==> flow/design.v <==
module AXI_MASTER(
    input ACLK,
    input ARESETN,
    input              AWREADY,
    output reg         AWVALID,
    output reg [31:0]  AWADDR,
    input              WREADY,
    output reg         WVALID,
    output reg [31:0]  WDATA,
    output reg [3:0 ]  WSTRB,
    input              BVALID,
    input      [1:0]   BRESP,
    output reg         BREADY,
    output reg         READY,
    input              ARREADY,
    output reg         ARVALID,
    output reg [31:0]  ARADDR,
    input               RREADY,
    output reg          RVALID,
    input      [31:0]   RDATA,
    input      [31:0]  C_ADRR,
    input      [31:0]  C_DATA,
    input              C_VALID,
    input              C_VALID_R,
    input      [31:0]  C_ADRR_R,
    output     [31:0]  C_DATA_READ,
    input      [3:0 ]  C_STRB
    );
    parameter   AW_IDLE     =    2'b01;
    parameter   AW_VALID    =    2'b10;
    reg      [1:0 ]  AW_STATE, AW_NEXT_STATE;
    reg      [31:0]  AW_DATA;
    always @(posedge ACLK or negedge ARESETN) begin
        if (!ARESETN) begin
            AW_STATE <= AW_IDLE;
        end
        else begin
            AW_STATE <= AW_NEXT_STATE;
        end    
    end
    always @(negedge ACLK) begin
        if (!ARESETN) begin
            AW_NEXT_STATE <= AW_IDLE;
            AWVALID       <= 0;
            AWADDR        <= 0;
        end
        else begin
            case (AW_STATE)
                AW_IDLE : begin
                    AWVALID <= 0;
                    if (C_VALID) begin
                        AW_NEXT_STATE <= AW_VALID;
                        AW_DATA <= C_ADRR;
                    end
                end
                AW_VALID : begin
                    AWVALID <= 1;
                    AWADDR <= AW_DATA;
                    if ( AWVALID && AWREADY ) begin
                        AW_NEXT_STATE <= AW_IDLE;
                         AWVALID <= 0;
                    end
                end
            endcase
        end
    end
    parameter   W_IDLE     =    2'b01;
    parameter   W_VALID    =    2'b10;
    reg      [1:0 ] W_STATE, W_NEXT_STATE;
    reg      [31:0] W_DATA;
    reg      [3: 0] W_STRB;
        always @(posedge ACLK or negedge ARESETN) begin
        if (!ARESETN) begin
            W_STATE     <= W_IDLE;
        end
        else begin
            W_STATE     <= W_NEXT_STATE;
        end    
    end
    always @(negedge ACLK) begin
        if (!ARESETN) begin
            W_NEXT_STATE <= W_IDLE;
            WVALID       <= 0;
            WDATA        <= 0;
            WSTRB        <= 0;
        end
        else begin
            case (W_STATE)
                W_IDLE : begin
                    WVALID   <= 0;
                    if (C_VALID) begin
                        W_NEXT_STATE <= W_VALID;
                        W_DATA  <= C_DATA;
                        W_STRB  <= C_STRB;
                    end
                end
                W_VALID : begin
                    WVALID   <= 1;
                    WDATA    <= W_DATA;
                    WSTRB    <= W_STRB;
                    if (WVALID && WREADY) begin
                        W_NEXT_STATE <= W_IDLE;
                        WVALID   <= 0;
                    end
                end
            endcase
        end
    end
    parameter   B_IDLE     =    2'b01;
    parameter   B_VALID    =    2'b10;
    reg      [1:0] B_STATE, B_NEXT_STATE;
    reg      [1:0] B_DATA;
    always @(posedge ACLK or negedge ARESETN) begin
        if (!ARESETN) begin
            B_STATE      <= B_IDLE;
        end
        else begin
            B_STATE      <= B_NEXT_STATE;
        end    
    end
    always @(negedge ACLK) begin
        if (!ARESETN) begin
            B_NEXT_STATE <= B_IDLE;
            BREADY       <= 0;
            READY        <= 0;
        end
        else begin
            case (B_STATE)
                B_IDLE : begin
                    BREADY   <= 0;
                    if (WVALID) begin
                        B_NEXT_STATE <= B_VALID;
                    end
                end
                B_VALID : begin
                    BREADY   <= 1;
                    if (BVALID && BREADY) begin
                        B_NEXT_STATE <= B_IDLE;
                        B_DATA       <= BRESP;
                        READY        <= 1'b1;
                    end
                end
            endcase
        end
    end
    parameter   AR_IDLE     =    2'b01;
    parameter   AR_VALID    =    2'b10;
    reg         [1:0]  AR_STATE, AR_NEXT_STATE;          
    reg         [31:0] AR_ADDR_SAVE_DATA;
    always @(posedge ACLK or negedge ARESETN) begin
        if (!ARESETN) begin
            AR_STATE <= AR_IDLE;
        end
        else begin
            AR_STATE <= AR_NEXT_STATE;
        end
    end
    always @(negedge ACLK) begin
        if (!ARESETN) begin
            AR_NEXT_STATE <= AR_IDLE;
            AR_ADDR_SAVE_DATA <= 0;
            ARVALID <= 0;
        end
        else begin
            case(AR_STATE)
                AR_IDLE : begin
                    ARVALID <= 0;
                    if(C_VALID_R) begin
                        AR_NEXT_STATE <= AR_VALID;
                        AR_ADDR_SAVE_DATA <= C_ADRR_R;
                    end
                end
                AR_VALID : begin
                    ARVALID <= 1;
                    ARADDR <= AR_ADDR_SAVE_DATA;
                    if(ARVALID && ARREADY) begin
                        AR_NEXT_STATE <= AR_IDLE;
                        ARVALID <= 0;
                    end
                end
            endcase
        end
    end
    parameter   R_IDLE      =   3'b001;
    parameter   R_VALID     =   3'b010;
    parameter   R_SAVE      =   3'b100;
    reg             [2:0]  R_STATE, R_NEXT_STATE;
    reg             [31:0] R_SAVE_DATA;
    reg             [31:0] R_MASTER_DATA;
    assign C_DATA_READ = R_MASTER_DATA;
    always @(posedge ACLK or negedge ARESETN) begin
        if(!ARESETN)begin
            R_STATE <= R_IDLE;
        end
        else begin
            R_STATE <= R_NEXT_STATE;
        end
    end
    always @(negedge ACLK) begin
        if(!ARESETN)begin
            R_NEXT_STATE <= R_IDLE;
            R_SAVE_DATA <= 0;
            RVALID <= 0;
        end
        else begin
            case(R_STATE)
                R_IDLE : begin
                    RVALID <= 0;
                    R_MASTER_DATA <= R_SAVE_DATA;
                    if(C_VALID_R) begin
                        R_NEXT_STATE <= R_VALID;
                    end
                end
                R_VALID : begin
                    RVALID <= 1;
                    if(RVALID && RREADY) begin
                        R_NEXT_STATE <= R_SAVE;
                        RVALID <= 0;
                    end
                end
                R_SAVE : begin
                    R_SAVE_DATA <= RDATA;
                    if(!RVALID) begin
                        R_NEXT_STATE <= R_IDLE;
                    end
                end
            endcase
        end
    end
endmodule
module AXI_SLAVE(
    input ACLK,
    input ARESETN,
    output reg        AWREADY,
    input             AWVALID,
    input      [31:0] AWADDR,
    output reg        WREADY,
    input             WVALID,
    input      [31:0] WDATA,
    input      [3:0 ] WSTRB,
    output reg       BVALID,
    output reg [1:0] BRESP,
    input            BREADY,
    output reg       ARREADY,
    input            ARVALID,
    input     [31:0] ARADDR,
    output reg      RREADY,
    input           RVALID,
    output  [31:0]  RDATA
    );
    parameter   AW_IDLE     =    2'b01;
    parameter   AW_VALID    =    2'b10;
    reg      [1:0 ]  AW_STATE, AW_NEXT_STATE;
    reg      [31:0]  AW_ADDR_SAVE_DATA;
    always @(posedge ACLK or negedge ARESETN) begin
        if (!ARESETN) begin
            AW_STATE <= AW_IDLE;
        end
        else begin
            AW_STATE <= AW_NEXT_STATE;
        end    
    end
    always @(negedge ACLK) begin
        if (!ARESETN) begin
            AW_NEXT_STATE <= AW_IDLE;
            AWREADY       <= 0;
            AW_ADDR_SAVE_DATA <= 0;
        end
        else begin
            case (AW_STATE)
                AW_IDLE : begin
                    AWREADY <= 0;
                    if (AWVALID) begin
                        AW_NEXT_STATE <= AW_VALID;
                    end
                end
                AW_VALID : begin
                    AWREADY <= 1;
                    if ( AWVALID && AWREADY ) begin
                        AW_NEXT_STATE <= AW_IDLE;
                        AW_ADDR_SAVE_DATA <= AWADDR;
                        AWREADY       <= 0;
                    end
                end
            endcase
        end
    end
    parameter   W_IDLE     =    3'b001;
    parameter   W_VALID    =    3'b010;
    parameter   W_SAVE     =    3'b100;
    reg      [2:0]  W_STATE, W_NEXT_STATE;
    reg      [31:0] W_SAVE_DATA;
    reg      [3:0]  W_STRB_REG;
    reg      [7:0] slave_mem [0:31];
    wire     [31:0] W_ADDR0 = AW_ADDR_SAVE_DATA;
    wire     [31:0] W_ADDR1 = AW_ADDR_SAVE_DATA + 32'd1;
    wire     [31:0] W_ADDR2 = AW_ADDR_SAVE_DATA + 32'd2;
    wire     [31:0] W_ADDR3 = AW_ADDR_SAVE_DATA + 32'd3;
        always @(posedge ACLK or negedge ARESETN) begin
            if(!ARESETN) begin
                W_STATE <= W_IDLE;
            end
            else begin
                W_STATE <= W_NEXT_STATE;
            end
        end
    always @(negedge ACLK) begin
        if (!ARESETN) begin
            W_NEXT_STATE <= W_IDLE;
            W_SAVE_DATA  <= 0;
            W_STRB_REG        <= 0;
            WREADY       <= 0;
        end
        else begin
            case (W_STATE)
                W_IDLE : begin
                    WREADY   <= 0;
                    if (WVALID) begin
                        W_NEXT_STATE <= W_VALID;
                    end
                end
                W_VALID : begin
                    WREADY   <= 1;
                    if (WVALID && WREADY) begin
                        WREADY   <= 0;
                        W_NEXT_STATE <= W_SAVE;
                        W_SAVE_DATA  <= WDATA;
                        W_STRB_REG <= WSTRB;
                    end
                end
                W_SAVE : begin
                    if(W_STRB_REG[0] && W_ADDR0 < 32) begin
                    slave_mem[W_ADDR0[4:0]] <= W_SAVE_DATA[7:0];     
                    end
                    if(W_STRB_REG[1] && W_ADDR1 < 32) begin
                    slave_mem[W_ADDR1[4:0]] <= W_SAVE_DATA[15:8];    
                    end
                    if(W_STRB_REG[2] && W_ADDR2 < 32) begin
                    slave_mem[W_ADDR2[4:0]] <= W_SAVE_DATA[23:16];   
                    end
                    if(W_STRB_REG[3] && W_ADDR3 < 32) begin
                    slave_mem[W_ADDR3[4:0]] <= W_SAVE_DATA[31:24];   
                    end
                    if (!WREADY) begin
                        W_NEXT_STATE <= W_IDLE;
                    end
                end
            endcase
        end
    end
    parameter   B_IDLE     =    2'b01;
    parameter   B_VALID    =    2'b10;
    reg      [1:0] B_STATE, B_NEXT_STATE;
    reg      [1:0] B_DATA;
    always @(posedge ACLK or negedge ARESETN) begin
        if (!ARESETN) begin
            B_STATE      <= B_IDLE;
        end
        else begin
            B_STATE      <= B_NEXT_STATE;
        end    
    end
    always @(negedge ACLK) begin
        if (!ARESETN) begin
            B_NEXT_STATE <= B_IDLE;
            BVALID       <= 0;
            B_DATA       <= 0;
            BRESP        <= 0;
        end
        else begin
            case (B_STATE)
                B_IDLE : begin
                    BVALID   <= 0;
                    if (WVALID && WREADY) begin
                        B_NEXT_STATE <= B_VALID;
                        BRESP <= 2'b00;
                    end
                end
                B_VALID : begin
                    BVALID   <= 1;
                    if (BVALID && BREADY) begin
                        B_NEXT_STATE <= B_IDLE;
                    end
                end
            endcase
        end
    end
    parameter   AR_IDLE     =   2'b01;
    parameter   AR_VALID    =   2'b10;
    reg         [1:0]  AR_STATE, AR_NEXT_STATE;
    reg         [31:0] AR_ADDR_SAVE_DATA;
    always @(posedge ACLK or negedge ARESETN) begin
        if(!ARESETN) begin
            AR_STATE <= AR_IDLE;
        end
        else begin
            AR_STATE <= AR_NEXT_STATE;
        end
    end
    always @(negedge ACLK) begin
        if(!ARESETN) begin
            AR_NEXT_STATE <= AR_IDLE;
            AR_ADDR_SAVE_DATA <= 0;
            ARREADY <= 0;
        end
        else begin
            case(AR_STATE)
                AR_IDLE : begin
                    ARREADY <= 0;
                    if(ARVALID)begin
                        AR_NEXT_STATE <= AR_VALID;
                        AR_ADDR_SAVE_DATA <= ARADDR;
                    end
                end
                AR_VALID : begin
                    ARREADY <= 1;
                    if(ARVALID && ARREADY) begin
                        AR_NEXT_STATE <= AR_IDLE;
                        ARREADY <= 0;
                    end
                end
            endcase
        end
    end
    parameter   R_IDLE      =   3'b001;
    parameter   R_VALID     =   3'b010;
    parameter   R_SAVE      =   3'b010;
    reg             [2:0]  R_STATE, R_NEXT_STATE;
    reg             [31:0] R_SAVE_DATA;
    wire     [31:0] R_ADDR0 = AR_ADDR_SAVE_DATA;
    wire     [31:0] R_ADDR1 = AR_ADDR_SAVE_DATA + 32'd1;
    wire     [31:0] R_ADDR2 = AR_ADDR_SAVE_DATA + 32'd2;
    wire     [31:0] R_ADDR3 = AR_ADDR_SAVE_DATA + 32'd3;
    wire     [7:0]  R_BYTE0 = (R_ADDR0 < 32) ? slave_mem[R_ADDR0[4:0]] : 8'd0;
    wire     [7:0]  R_BYTE1 = (R_ADDR1 < 32) ? slave_mem[R_ADDR1[4:0]] : 8'd0;
    wire     [7:0]  R_BYTE2 = (R_ADDR2 < 32) ? slave_mem[R_ADDR2[4:0]] : 8'd0;
    wire     [7:0]  R_BYTE3 = (R_ADDR3 < 32) ? slave_mem[R_ADDR3[4:0]] : 8'd0;
    assign RDATA = R_SAVE_DATA;   
    always @(posedge ACLK or negedge ARESETN) begin
        if(!ARESETN) begin
            R_STATE <= R_IDLE;
        end
        else begin
            R_STATE <= R_NEXT_STATE;
        end
    end
    always @(negedge ACLK or negedge ARESETN) begin
        if(!ARESETN) begin
            R_NEXT_STATE <= R_IDLE;
            RREADY <= 0;
        end
        else begin
            case(R_STATE)
                R_IDLE : begin
                RREADY <= 0;
                    if(RVALID) begin
                        R_NEXT_STATE <= R_VALID;
                    end
                end
                R_VALID: begin
                RREADY <= 1;
                    if (RVALID && RREADY) begin
                        R_SAVE_DATA <= {R_BYTE3, R_BYTE2, R_BYTE1, R_BYTE0};
                        RREADY <= 0;
                        R_NEXT_STATE <= R_IDLE;
                    end
                end
            endcase
        end
    end
endmodule
module AXI_LITE_PROJ #(
    parameter   ADDRESS     =   32,
    parameter   DATA_WIDTH  =   32
)
(
    input                   clk,
    input                   reset_n,
    input      [31:0]       C_ADRR,
    input      [31:0]       C_DATA,
    input                   C_VALID,
    input                   C_VALID_R,
    input      [31:0]       C_ADRR_R,
    output     [31:0]       C_DATA_READ,
    input      [3:0 ]       C_STRB,
    output reg              READY_S
);
 wire                       S_AWREADY;
 wire                       M_AWVALID;
 wire          [31: 0]      M_AWADDR;
 wire                       S_WREADY;
 wire                       M_WVALID;
 wire          [31: 0]      M_WDATA;
 wire                       S_BVALID;
 wire          [1 : 0]      S_BRESP;
 wire                       M_BREADY;
 wire                       S_ARREADY;
 wire                       M_ARVALID;
 wire          [31: 0]      M_ARADDR;
 wire                       S_RREADY;
 wire                       M_RVALID;
 wire          [31: 0]      S_RDATA;
 wire          [3 : 0]      M_WSTRB;
 wire                       READY;
always @(*) READY_S = READY;
 AXI_MASTER            AXI_M(
    .ACLK(clk),
    .ARESETN(reset_n),
    .AWREADY(S_AWREADY),
    .AWVALID(M_AWVALID),
    .AWADDR(M_AWADDR),
    .WREADY(S_WREADY),
    .WVALID(M_WVALID),
    .WDATA(M_WDATA),
    .WSTRB(M_WSTRB),
    .BVALID(S_BVALID),
    .BRESP(S_BRESP),
    .BREADY(M_BREADY),
    .READY(READY),
    .ARREADY(S_ARREADY),
    .ARVALID(M_ARVALID),
    .ARADDR(M_ARADDR),
    .RREADY(S_RREADY),
    .RVALID(M_RVALID),
    .RDATA(S_RDATA),
    .C_ADRR(C_ADRR),
    .C_DATA(C_DATA),
    .C_VALID(C_VALID),
    .C_VALID_R(C_VALID_R),
    .C_ADRR_R(C_ADRR_R),
    .C_DATA_READ(C_DATA_READ),
    .C_STRB(C_STRB)
    );
AXI_SLAVE               AXI_S(
    .ACLK(clk),
    .ARESETN(reset_n),
    .AWREADY(S_AWREADY),
    .AWVALID(M_AWVALID),
    .AWADDR(M_AWADDR),
    .WREADY(S_WREADY),
    .WVALID(M_WVALID),
    .WDATA(M_WDATA),
    .WSTRB(M_WSTRB),
    .BVALID(S_BVALID),
    .BRESP(S_BRESP),
    .BREADY(M_BREADY),
    .ARREADY(S_ARREADY),
    .ARVALID(M_ARVALID),
    .ARADDR(M_ARADDR),
    .RREADY(S_RREADY),
    .RVALID(M_RVALID),
    .RDATA(S_RDATA)
    );
endmodule
* Step by step through the tools: AXI_LITE_PROJ
What the tools print for AXI_LITE_PROJ, step after step.
Line numbers count from 1 in the design file above.
Operators: Yosys type, input widths -> output width; for muxes data width and select width s.
Library cell names are shortened.
The mark -- stands for no value.
- Top :: AXI_LITE_PROJ
- Clock input :: clk
- Standard-cell library :: sky130hd
- Timing corner :: tt_025C_1v80

* Elaborated design
Counts by Yosys on the flattened word-level netlist (proc, flatten, opt, wreduce; memories kept). Register bits leave out memories and registers merged into their read ports (data or address). Print and check cells are left out. Cells with the same type and inputs are merged into one.
Yosys's memory passes give these memory sizes; they may raise the number of words (mostly to a power of two), join words into wider ones and drop unused or constant bits.
- Register bits after elaboration :: 421
- RAM bits :: 256
- Clocked read ports x word width :: 32
- Memory cells :: 1
- Output and inout port bits :: 33
- Cells after elaboration :: 227
** Memories
- AXI_S.slave_mem :: depth 32, bits a word 8, read ports 4, write ports 4, RTL line 294 : reg      [7:0] slave_mem [0:31];
- Add/subtract/negate cells :: 6
- $lt $le $gt $ge :: 8
- Equal/unequal tests :: 44
- Multiplexer cells :: 78
- Reduce/logical cells :: 45
** Operator list (number)
- $lt 32x6->1 const B :: 8
- $add 32x2->32 const B :: 4
- $mux 8 :: 12
- $add 32x1->32 const B :: 2
- $mux 5 :: 12
- $reduce_and 3->1 :: 11
- $pmux 2 s2 :: 7
- $ne 2x1->1 const B :: 12
- $mux 3 :: 8
- $ne 2x2->1 const B :: 10
- $reduce_bool 2->1 :: 10
- $pmux 1 s2 :: 10
- $mux 2 :: 10
- $pmux 3 s3 :: 2
- $mux 1 :: 16
- $eq 2x1->1 const B :: 7
- $eq 2x2->1 const B :: 7
- $reduce_and 2->1 :: 7
- $logic_and 1x1->1 :: 9
- $eq 3x1->1 const B :: 3
- $eq 3x2->1 const B :: 3
- $reduce_and 4->1 :: 2
- $eq 3x3->1 const B :: 2
- $reduce_bool 3->1 :: 2
- $pmux 3 s2 :: 1
- $logic_not 1->1 :: 4

* Depth
Yosys ltp: most cells in a row. Word level: on the elaborated netlist, between registers, memories and ports. Mapped: between sequential cells and ports; inverters and the memories' decode and read muxes count.
- Word-level depth :: 6
- ABC_AREA :: 0
- Gate-level depth with buffers :: 15
- Depth with buffers taken out :: 11

* Netlist
The flow's flattened synthesis, as Yosys stat reports it; memories are mapped. The netlist is that of the ABC_AREA named above (0 if unset); the other value can give another one.
** Cell types (number)
- edfxtp_1 :: 420
- mux4_2 :: 320
- dfxtp_1 :: 262
- mux2i_1 :: 446
- nand2_1 :: 558
- clkbuf_1 :: 268
- o221a_1 :: 80
- a21oi_1 :: 169
- a21boi_0 :: 104
- mux2_1 :: 55
- nor2_1 :: 156
- o22ai_1 :: 77
- nor4_4 :: 18
- xnor2_1 :: 42
- nand3_1 :: 73
- nand4_1 :: 56
- nor2b_1 :: 53
- nor3_1 :: 65
Other cell types: 76; their cells: 775.
- Mapped cells :: 3997
- Synthesis area :: 0.0453848 mm^2
- Sequential part of the area :: 0.0184965 mm^2
- Flip-flop cells :: 707
- Buffer cells :: 378
The figures by module come from a second, unflattened synthesis with its own total; it is not the netlist above.
- Cell total of the unflattened synthesis :: 4262
- Area (unflattened synthesis) :: 0.0456926 mm^2
Rows give one instance, submodules left out.
** By module
- AXI_SLAVE :: times used 1, cells 3522, area 0.0359432 mm^2, seq. area 0.0112683 mm^2
- AXI_MASTER :: times used 1, cells 740, area 0.0097494 mm^2, seq. area 0.0072282 mm^2
- AXI_LITE_PROJ :: times used 1, cells 0, area 0 mm^2, seq. area 0 mm^2

Lab notebook: AXI_LITE_PROJ

Top module AXI_LITE_PROJ; platform sky130hd; tools Yosys and OpenROAD; 3 stored runs in no particular order. Input and output delays are each 20% of the period that was set; the output load is 0.01 pF.
By "power consumption" is meant OpenSTA's value without simulated activity: inputs other than the clock are taken to toggle once in ten clock periods, and the tool carries that through the logic.

* Stored run 1
** Files
==> flow/run.sh <==
#!/bin/bash
# the make line also repeats the synthesis and layout settings of config.mk as NAME=value (left out here)
make -C /OpenROAD-flow-scripts/flow DESIGN_CONFIG=/design/flow/config.mk WORK_HOME=/design/flow/orfs CLKGATE_MAP_FILE= finish
==> flow/config.mk <==
export PLATFORM = sky130hd
export DESIGN_NAME = AXI_LITE_PROJ
export DESIGN_NICKNAME = AXI_LITE_PROJ
export VERILOG_FILES = /design/flow/design.v
export SDC_FILE = /design/flow/constraint.sdc
export NUM_CORES = 4
export LEC_CHECK = 0
export CAP_MARGIN = 20
export CORE_MARGIN = 2
export CORE_UTILIZATION = 40
export PLACE_DENSITY = 0.6
export SLEW_MARGIN = 20
==> flow/constraint.sdc <==
create_clock -name core_clock -period 11.3 [get_ports {clk}]
set_input_delay 2.2600 -clock core_clock [delete_from_list [all_inputs] [get_ports {clk}]]
set_output_delay 2.2600 -clock core_clock [all_outputs]
set_load 0.01 [all_outputs]
** Results
- Area of the synthesized netlist :: 0.0453848 mm^2
- Utilization in the final report :: 48.1 %
- Post-route setup TNS :: 0.000 ns
- Power consumption :: 0.007174 W
- Setup slack of the worst path :: 0.952 ns
- Standard-cell area after layout :: 0.0541419 mm^2
- Die size :: 0.116172 mm^2
- Smallest hold slack :: 0.420 ns

* Stored run 2
** Files
==> flow/run.sh <==
#!/bin/bash
# the make line also repeats the synthesis and layout settings of config.mk as NAME=value (left out here)
make -C /OpenROAD-flow-scripts/flow DESIGN_CONFIG=/design/flow/config.mk WORK_HOME=/design/flow/orfs CLKGATE_MAP_FILE= finish
==> flow/config.mk <==
export PLATFORM = sky130hd
export DESIGN_NAME = AXI_LITE_PROJ
export DESIGN_NICKNAME = AXI_LITE_PROJ
export VERILOG_FILES = /design/flow/design.v
export SDC_FILE = /design/flow/constraint.sdc
export NUM_CORES = 4
export LEC_CHECK = 0
export ABC_AREA = 0
export CAP_MARGIN = 40
export CELL_PAD_IN_SITES_GLOBAL_PLACEMENT = 3
export CORE_ASPECT_RATIO = 0.56
export CORE_MARGIN = 2
export CORE_UTILIZATION = 40
export CTS_CLUSTER_SIZE = 50
export GPL_ROUTABILITY_DRIVEN = 1
export PLACE_DENSITY_LB_ADDON = 0.19
export SLEW_MARGIN = 30
==> flow/constraint.sdc <==
create_clock -name core_clock -period 7.69 [get_ports {clk}]
set_input_delay 1.5380 -clock core_clock [delete_from_list [all_inputs] [get_ports {clk}]]
set_output_delay 1.5380 -clock core_clock [all_outputs]
set_load 0.01 [all_outputs]
** Results
- Area of the synthesized netlist :: 0.0453848 mm^2
- Utilization in the final report :: 50.9 %
- Post-route setup TNS :: -0.477 ns
- Power consumption :: 0.010758 W
- Setup slack of the worst path :: -0.052 ns
- Standard-cell area after layout :: 0.0572749 mm^2
- Die size :: 0.116287 mm^2
- Smallest hold slack :: 0.412 ns

* Stored run 3
** Files
==> flow/run.sh <==
#!/bin/bash
# the make line also repeats the synthesis and layout settings of config.mk as NAME=value (left out here)
make -C /OpenROAD-flow-scripts/flow DESIGN_CONFIG=/design/flow/config.mk WORK_HOME=/design/flow/orfs CLKGATE_MAP_FILE= finish
==> flow/config.mk <==
export PLATFORM = sky130hd
export DESIGN_NAME = AXI_LITE_PROJ
export DESIGN_NICKNAME = AXI_LITE_PROJ
export VERILOG_FILES = /design/flow/design.v
export SDC_FILE = /design/flow/constraint.sdc
export NUM_CORES = 4
export LEC_CHECK = 0
export CAP_MARGIN = 20
export CORE_MARGIN = 2
export CORE_UTILIZATION = 38
export PLACE_DENSITY = 0.6
export SLEW_MARGIN = 20
==> flow/constraint.sdc <==
create_clock -name core_clock -period 9.48 [get_ports {clk}]
set_input_delay 1.8960 -clock core_clock [delete_from_list [all_inputs] [get_ports {clk}]]
set_output_delay 1.8960 -clock core_clock [all_outputs]
set_load 0.01 [all_outputs]
** Results
- Area of the synthesized netlist :: 0.0453848 mm^2
- Utilization in the final report :: 46.8 %
- Post-route setup TNS :: 0.000 ns
- Power consumption :: 0.008681 W
- Setup slack of the worst path :: 0.399 ns
- Standard-cell area after layout :: 0.0553543 mm^2
- Die size :: 0.122213 mm^2
- Smallest hold slack :: 0.413 ns
